==> flow/design.v <==
module div 
	#(
		parameter W=32,
					 CBIT=6		 
	 )
	(
		input wire clk, reset, str_trg,
		input wire [W-1:0] dvsr, dvnd,
		output reg ready, done_trg,
		output wire [W-1:0] quo,rmd
	);
	localparam [1:0]
		idle = 2'b00,
		op = 2'b01,
		last = 2'b10,
		done = 2'b11;
	reg [1:0] state_reg, state_next;
	reg [W-1:0] rh_reg, rh_next, rl_reg, rl_next, rh_tmp, d_reg, d_next;
	reg [CBIT-1:0] n_reg, n_next;
	reg q_bit, start;
	always @ (posedge clk, posedge reset)
		if (reset)
		begin
			state_reg<=idle;
			rh_reg<=0;
			rl_reg<=0;
			d_reg<=0;
			n_reg<=0;
		end
		else
		begin
			state_reg<=state_next;
			rh_reg<=rh_next;
			rl_reg<=rl_next;
			d_reg<=d_next;
			n_reg<=n_next;
		end
		always @*
		begin
			start = str_trg;
			state_next = state_reg;
			ready = 1'b0;
			done_trg = 1'b0;
			rh_next = rh_reg;
			rl_next = rl_reg;
			d_next = d_reg;
			n_next = n_reg;
			case (state_reg)
				idle:
				begin
					ready = 1'b1;
					if (start)
					begin
						rh_next = 0;
						rl_next = dvnd;   
						d_next = dvsr;    
						n_next = W+1;     
						state_next = op;
					end
				end
				op:
				begin
					rl_next  = {rl_reg[W-2:0], q_bit};
					rh_next = {rh_tmp[W-2:0], rl_reg[W-1]};
					n_next = n_reg-1;
					if (n_next==1)
						state_next = last;
				end
				last:  
				begin
					rl_next = {rl_reg[W-2:0], q_bit};
					rh_next = rh_tmp;
					state_next = done;
				end
				done:
				begin
					done_trg = 1'b1;
					state_next = idle;
				end
				default: state_next = idle;
			endcase
		end
		always @*
			if (rh_reg >= d_reg)
			begin
				rh_tmp = rh_reg - d_reg;
				q_bit=1'b1;
			end
			else
			begin
				rh_tmp = rh_reg;
				q_bit = 1'b0;
			end
		assign quo = rl_reg;
		assign rmd = rh_reg;
endmodule
module div_avalon
	#(
		parameter W     = 32,
				  CBIT  = 6		 
	 )
	(
		input wire clk, reset,
		input wire [2:0] div_address,
		input wire div_chipselect,
		input wire div_write,
		input wire [W-1:0] div_writedata,
		output wire [W-1:0] div_readdata,
		output wire div_irq,
		output wire div_rdy
	);
    localparam [2:0]
        SET_DIVIDEND  = 3'h0,
        SET_DIVISOR   = 3'h1,
        START         = 3'h2,
        GET_QUOTIENT  = 3'h3,
        GET_REMAINDER = 3'h4,
        GET_READY     = 3'h5,
        DONE_TRG      = 3'h6;
	wire div_start, div_ready, set_done_trg, clr_done_trg;
	reg [W-1:0] dvnd_reg, dvsr_reg;
	reg done_trg_reg;
	wire [W-1:0] quo, rmd;
	wire wr_en, wr_dvnd, wr_dvsr;
	div #(.W(32), .CBIT(6)) d1
		 ( .clk(clk), .reset(reset), .str_trg(div_start), .dvsr(dvsr_reg), .dvnd(dvnd_reg),   
		   .ready(div_ready), .done_trg(set_done_trg), .quo(quo), .rmd(rmd));         
	always @ (posedge clk, posedge reset)
	begin
		if (reset)
		begin
			dvnd_reg <= 0;
			dvsr_reg <= 0;
			done_trg_reg <= 0;
		end
		else
		begin
			if (wr_dvnd)
				dvnd_reg <= div_writedata;
			if (wr_dvsr)
				dvsr_reg <= div_writedata;
			if (set_done_trg)
				done_trg_reg <= 1'b1;
			else if (clr_done_trg)
				done_trg_reg <= 1'b0;
		end
	end
	assign wr_en = div_write & div_chipselect;
	assign wr_dvnd = (div_address == SET_DIVIDEND) & wr_en;
	assign wr_dvsr = (div_address == SET_DIVISOR) & wr_en;
	assign div_start = (div_address == START) & wr_en;
	assign clr_done_trg = (div_address == DONE_TRG) & wr_en;
	assign div_readdata = (div_address == GET_QUOTIENT) ? quo :
								 (div_address == GET_REMAINDER) ? rmd :
								 (div_address == GET_READY) ? {31'b0, div_ready} : {31'b0, done_trg_reg};
	assign div_rdy = div_ready;
	assign div_irq = done_trg_reg;
endmodule
# Tool chain data of div_avalon
# Each step is given for the RTL above and for the edited RTL.
# "before" refers to lines of the RTL above, "after" to lines of the edited file.
# "diff" is "after" less "before", of the values as shown; "rel_change_pct" is that difference over "before", in percent.
# Library cell names are shortened.
# A cell with - has no value.
[design]
top_module = "div_avalon"
clock_port = "clk"
library = "sky130hd"
pvt_corner = "tt_025C_1v80"

# Edit of the RTL
# Unified diff, file above to edited file.
# This change comes from a script, not from a designer; no optimisation was intended.
# begin of diff
@@ -16,5 +16,5 @@
 		done = 2'b11;
 	reg [1:0] state_reg, state_next;
-	reg [W-1:0] rh_reg, rh_next, rl_reg, rl_next, rh_tmp, d_reg, d_next;
+	reg [2*W-1:0] rh_reg, rh_next, rl_reg, rl_next, rh_tmp, d_reg, d_next;
 	reg [CBIT-1:0] n_reg, n_next;
 	reg q_bit, start;
# end of diff

# Word-level counts
# Yosys after proc, flatten, opt, wreduce and memory -nomap, before mapping. Memory bits, and registers merged into a memory's read port (data or address), are not among the register bits. Print and check cells are not counted. Equal cells are merged and count once.
[classes]
columns = ["item", "before", "after", "diff", "rel_change_pct"]
rows = [
  ["eq_ne", 13, 13, 0, 0.00],
  ["cmp", 1, 1, 0, 0.00],
  ["n_addsub", 2, 2, 0, 0.00],
  ["muxes", 20, 20, 0, 0.00],
  ["n_logic", 8, 8, 0, 0.00],
  ["n_reduce_logical", 12, 12, 0, 0.00],
]
[ops]
columns = ["operator", "before", "after", "diff", "rel_change_pct"]
rows = [
  ["32-bit two-way mux", 7, 3, -4, -57.14],
  ["64-bit two-way mux", 0, 4, 4, "-"],
  ["32-bit >= comparator", 1, 0, -1, -100.00],
  ["32-bit case mux with 3-bit select", 1, 0, -1, -100.00],
  ["32-bit subtractor", 1, 0, -1, -100.00],
  ["64-bit >= comparator", 0, 1, 1, "-"],
  ["64-bit case mux with 3-bit select", 0, 1, 1, "-"],
  ["64-bit subtractor", 0, 1, 1, "-"],
  ["1-bit bitwise AND", 5, 5, 0, 0.00],
  ["1-bit two-way mux", 4, 4, 0, 0.00],
  ["2-bit AND reduction", 4, 4, 0, 0.00],
  ["3-bit == test with constant B", 3, 3, 0, 0.00],
  ["1-bit NOT", 3, 3, 0, 0.00],
  ["2-bit == test with constant B", 2, 2, 0, 0.00],
  ["3-bit by 2-bit == test with 1-bit output with constant B", 2, 2, 0, 0.00],
  ["2-bit two-way mux", 2, 2, 0, 0.00],
  ["2-bit by 1-bit != test with 1-bit output with constant B", 2, 2, 0, 0.00],
  ["1-bit case mux with 2-bit select", 2, 2, 0, 0.00],
  ["2-bit OR reduction", 2, 2, 0, 0.00],
  ["3-bit OR reduction", 2, 2, 0, 0.00],
  ["2-bit by 1-bit == test with 1-bit output with constant B", 1, 1, 0, 0.00],
  ["3-bit by 1-bit == test with 1-bit output with constant B", 1, 1, 0, 0.00],
  ["6-bit by 1-bit == test with 1-bit output with constant B", 1, 1, 0, 0.00],
  ["2-bit logical NOT", 1, 1, 0, 0.00],
  ["3-bit logical NOT", 1, 1, 0, 0.00],
  ["6-bit two-way mux", 1, 1, 0, 0.00],
  ["2-bit != test with constant B", 1, 1, 0, 0.00],
  ["2-bit case mux with 4-bit select", 1, 1, 0, 0.00],
]
# The list need not be complete.
[word_totals]
columns = ["item", "before", "after", "diff", "rel_change_pct"]
rows = [
  ["inputBits", 39, 39, 0, 0.00],
  ["out_inout_bits", 34, 34, 0, 0.00],
  ["wordCells", 65, 65, 0, 0.00],
  ["register_bits", 169, 233, 64, 37.87],
]

# Logic depth
# Longest topological path by Yosys (ltp), each cell counted once; first at word level (registers and memories cut), then after technology mapping (sequential cells cut; the memories' decode and read muxes count).
[logic_depth]
columns = ["item", "before", "after", "diff", "rel_change_pct"]
rows = [
  ["word_depth", 6, 6, 0, 0.00],
  ["ABC_AREA", "0", "0", "-", "-"],
  ["depth_mapped", 14, 15, 1, 7.14],
  ["ltp_nobuf", 12, 12, 0, 0.00],
]

# After synthesis
# The flow's flattened synthesis, as Yosys stat reports it; memories are mapped. The netlist is that of the ABC_AREA named above (0 if unset); the other value can give another one.
[by_type]
columns = ["type", "before", "after", "diff", "rel_change_pct"]
rows = [
  ["nand2_1", 82, 131, 49, 59.76],
  ["dfrtp_1", 170, 202, 32, 18.82],
  ["nor2_1", 39, 67, 28, 71.79],
  ["nand3_1", 9, 36, 27, 300.00],
  ["xor2_1", 10, 28, 18, 180.00],
  ["clkbuf_1", 35, 48, 13, 37.14],
  ["o221ai_1", 6, 18, 12, 200.00],
  ["o21ai_0", 77, 85, 8, 10.39],
  ["a21o_1", 18, 10, -8, -44.44],
  ["a22oi_1", 16, 8, -8, -50.00],
  ["a31oi_1", 5, 12, 7, 140.00],
  ["or3_1", 2, 9, 7, 350.00],
  ["or4_1", 1, 8, 7, 700.00],
  ["a21oi_1", 46, 52, 6, 13.04],
  ["nand4_1", 8, 14, 6, 75.00],
  ["and3_1", 10, 5, -5, -50.00],
  ["nor3_1", 9, 14, 5, 55.56],
  ["o21a_1", 6, 1, -5, -83.33],
]
# The list need not be complete.
[mapped]
columns = ["item", "before", "after", "diff", "rel_change_pct"]
rows = [
  ["sequential_area_um2", 4280.4, 5081.1, 800.7, 18.71],
  ["synth_area_um2", 9451.6, 11378.4, 1926.8, 20.39],
  ["stdcells", 909, 1152, 243, 26.73],
  ["n_buf", 49, 66, 17, 34.69],
  ["flip_flops", 171, 203, 32, 18.71],
]
# The figures by module come from a second, unflattened synthesis with its own total; it is not the netlist above.
[hier_totals]
columns = ["item", "before", "after", "diff", "rel_change_pct"]
rows = [
  ["hier_cells", 939, 1240, 301, 32.06],
  ["hier_area_um2", 9547.9, 11876.4, 2328.5, 24.39],
]
# Each row is one instance without its submodules.
[by_module_before]
columns = ["module", "cells", "mod_seq_area_um2", "n_inst", "mod_area_um2"]
rows = [
  ["div", 748, 2653.8, 1, 6598.8],
  ["div_avalon", 191, 1626.6, 1, 2949.1],
]
[by_module_after]
columns = ["module", "cells", "mod_seq_area_um2", "n_inst", "mod_area_um2"]
rows = [
  ["div", 1049, 3454.6, 1, 8927.3],
  ["div_avalon", 191, 1626.6, 1, 2949.1],
]

# Worst setup path after synthesis
# Source: OpenSTA report_checks on the synthesized netlist (no wires, ideal clock, input and output delay 20% of the period each), path of least setup slack; recovery checks are left aside. Register names are those of the netlist, which keeps one name where synthesis merged equal registers.
[synth_timing]
columns = ["item", "before", "after", "diff", "rel_change_pct"]
rows = [
  ["kind", "input port to flip-flop", "flip-flop to flip-flop", "-", "-"],
  ["from", "in div_address[1]", "reg d1.rh_reg[14]", "-", "-"],
  ["to", "reg d1.rh_reg[30]", "reg d1.rh_reg[43]", "-", "-"],
  ["t_arrival_ns", 2.950, 2.999, 0.049, 1.66],
  ["setup_time_ns", 0.128, 0.121, -0.007, "-"],
  ["path_buffers", 2, 1, -1, -50.00],
  ["in_delay_ns", 1.000, "-", "-", "-"],
  ["slack_ns", 1.923, 1.880, -0.043, "-"],
  ["path_delay_ns", 2.078, 3.120, 1.042, 50.14],
  ["driving_pins", 9, 11, 2, 22.22],
  ["tclk_ns", 5.0, 5.0, 0.0, 0.00],
  ["period_less_setup_slack_ns", 3.077, 3.12, 0.043, 1.40],
]
# "path_delay_ns" = arrival - input delay + setup time.
# "driving_pins" counts driving pins, that of a launching flip-flop among them; a cell with two outputs on the path counts twice.
# "period_less_setup_slack_ns" is the clock period less the worst setup slack; recovery checks do not enter. This is arithmetic on one report: input and output delays are still those of the set period (20% each).
# Between the ends stands the longest chain of elaborated cells between them, by number of cells; it is not shown to be the way that was timed. Of several equally long chains one is given.
# Each line given opens the expression or statement behind the cell; cells for indexed reads and writes are added by Yosys, which also makes memories of some case tables.
[synth_via_before]
cell_sequence = "clkbuf_1 > nand4b_1 > nand2b_1 > a21oi_1 > clkinv_1 > a21o_1 > buf_2 > a222oi_1 > nand2_1"
elab_chain_cells = 4
cells_between = 6
cone_lines = 3
[synth_lines_before]
columns = ["item", "line", "source"]
rows = [
  ["start: declaration", 104, "input wire [2:0] div_address,"],
  ["3-bit by 2-bit == test with 1-bit output", 151, "assign div_start = (div_address == START) & wr_en;"],
  ["1-bit bitwise AND", 151, ""],
  ["32-bit two-way mux", 52, "if (start)"],
  ["32-bit case mux with 3-bit select", 48, "case (state_reg)"],
  ["end: assignment", 25, "rh_reg<=0;"],
  ["end: assignment", 33, "rh_reg<=rh_next;"],
  ["end: declaration", 18, "reg [W-1:0] rh_reg, rh_next, rl_reg, rl_next, rh_tmp, d_reg, d_next;"],
]
[synth_via_after]
cell_sequence = "dfrtp_1 > ha_1 > clkbuf_1 > and3_1 > and4_1 > a22oi_1 > a211oi_1 > or4_1 > a21boi_1 > mux2_2 > a22o_1"
elab_chain_cells = 3
cells_between = 6
cone_lines = 3
[synth_lines_after]
columns = ["item", "line", "source"]
rows = [
  ["start: declaration", 18, "reg [2*W-1:0] rh_reg, rh_next, rl_reg, rl_next, rh_tmp, d_reg, d_next;"],
  ["start: assignment", 25, "rh_reg<=0;"],
  ["start: assignment", 33, "rh_reg<=rh_next;"],
  ["64-bit subtractor", 86, "rh_tmp = rh_reg - d_reg;"],
  ["64-bit two-way mux", 84, "if (rh_reg >= d_reg)"],
  ["64-bit case mux with 3-bit select", 48, "case (state_reg)"],
  ["end: assignment", 25, ""],
  ["end: assignment", 33, ""],
  ["end: declaration", 18, ""],
]

# Worst path after layout
# Path of least setup slack in the final report of each run of pair A (OpenROAD, finished layout, wires in). Where an end is a register, its clock arrival counts in the times.
[layout_timing]
columns = ["item", "before", "after", "diff", "rel_change_pct"]
rows = [
  ["kind", "input port to output port", "flip-flop to flip-flop", "-", "-"],
  ["from", "in div_address[2]", "reg d1.rh_reg[18]", "-", "-"],
  ["to", "out div_readdata[12]", "reg d1.rh_reg[54]", "-", "-"],
  ["tclk_ns", 5.0, 5.0, 0.0, 0.00],
  ["t_arrival_ns", 3.09, 4.38, 1.29, 41.75],
  ["driving_pins", 6, 11, 5, 83.33],
  ["in_delay_ns", 1.00, "-", "-", "-"],
  ["path_buffers", 3, 1, -2, -66.67],
  ["setup_time_ns", "-", 0.07, "-", "-"],
  ["slack_ns", 0.91, 1.07, 0.16, "-"],
]
# Between the ends stands the longest chain of elaborated cells between them, by number of cells; it is not shown to be the way that was timed. Of several equally long chains one is given.
[layout_via_before]
cell_sequence = "clkdlybuf4s50_1 > inv_1 > nor3_2 > buf_4 > a22o_1 > clkdlybuf4s50_1"
elab_chain_cells = 3
cells_between = 4
cone_lines = 2
[layout_lines_before]
columns = ["item", "line", "source"]
rows = [
  ["start: declaration", 104, "input wire [2:0] div_address,"],
  ["3-bit == test", 154, "(div_address == GET_REMAINDER) ? rmd :"],
  ["32-bit two-way mux", 154, ""],
  ["32-bit two-way mux", 153, "assign div_readdata = (div_address == GET_QUOTIENT) ? quo :"],
  ["end: declaration", 108, "output wire [W-1:0] div_readdata,"],
]
[layout_via_after]
cell_sequence = "dfrtp_1 > ha_1 > a21oi_1 > a211oi_1 > a2111oi_0 > o21ai_0 > a31oi_1 > buf_4 > nand3_1 > or4_1 > a21oi_1"
elab_chain_cells = 3
cells_between = 6
cone_lines = 3
[layout_lines_after]
columns = ["item", "line", "source"]
rows = [
  ["start: declaration", 18, "reg [2*W-1:0] rh_reg, rh_next, rl_reg, rl_next, rh_tmp, d_reg, d_next;"],
  ["start: assignment", 25, "rh_reg<=0;"],
  ["start: assignment", 33, "rh_reg<=rh_next;"],
  ["64-bit subtractor", 86, "rh_tmp = rh_reg - d_reg;"],
  ["64-bit two-way mux", 84, "if (rh_reg >= d_reg)"],
  ["64-bit case mux with 3-bit select", 48, "case (state_reg)"],
  ["end: assignment", 25, ""],
  ["end: assignment", 33, ""],
  ["end: declaration", 18, ""],
]

# Flow runs
# Both versions went through the flow (Yosys, OpenROAD) with the same settings in each pair. Constraints: input delay and output delay 20% of the set period each, output load 0.01 pF.
[settings_pair_A]
CORE_UTILIZATION = 40
period_ns = 5.0
CAP_MARGIN = 20
CORE_MARGIN = 2
SLEW_MARGIN = 20
[measured_pair_A]
columns = ["item", "before", "after", "diff", "rel_change_pct"]
rows = [
  ["layout_utilization_pct", 47.6, 47.7, 0.1, "-"],
  ["ws_setup_ns", 0.911, 1.068, 0.157, "-"],
  ["worst_hold_slack_ns", 0.498, 0.494, -0.004, "-"],
  ["power_uw", 7045, 4521, -2524, -35.83],
  ["clock_period_reached_ns", 4.089, 3.932, -0.157, -3.84],
  ["dieArea_um2", 24874.0, 29811.5, 4937.5, 19.85],
  ["synthArea_um2", 9451.6, 11378.4, 1926.8, 20.39],
  ["cell_area_final_um2", 11113.2, 13334.0, 2220.8, 19.98],
]
[settings_pair_B]
CORE_MARGIN = 6
CORE_UTILIZATION = 54
CTS_CLUSTER_DIAMETER = 247
PLACE_DENSITY_LB_ADDON = 0.17
SETUP_SLACK_MARGIN = 0.47
SLEW_MARGIN = 35
period_ns = 2.89
CAP_MARGIN = 20
[measured_pair_B]
columns = ["item", "before", "after", "diff", "rel_change_pct"]
rows = [
  ["layout_utilization_pct", 74.5, 77.1, 2.6, "-"],
  ["ws_setup_ns", -0.308, -0.175, 0.133, "-"],
  ["power_uw", 14861, 8192, -6669, -44.88],
  ["clock_period_reached_ns", 3.198, 3.065, -0.133, -4.16],
  ["dieArea_um2", 20822.5, 24699.3, 3876.8, 18.62],
  ["synthArea_um2", 9451.6, 11378.4, 1926.8, 20.39],
  ["cell_area_final_um2", 12524.5, 15742.6, 3218.1, 25.69],
]
# "clock_period_reached_ns" is the run's clock period less its worst setup slack. It is reckoned from that one timing run; input and output delays stay at 20% of the period that was set.
# "power_uw": no workload was simulated; the value follows from the tool's default switching activity.
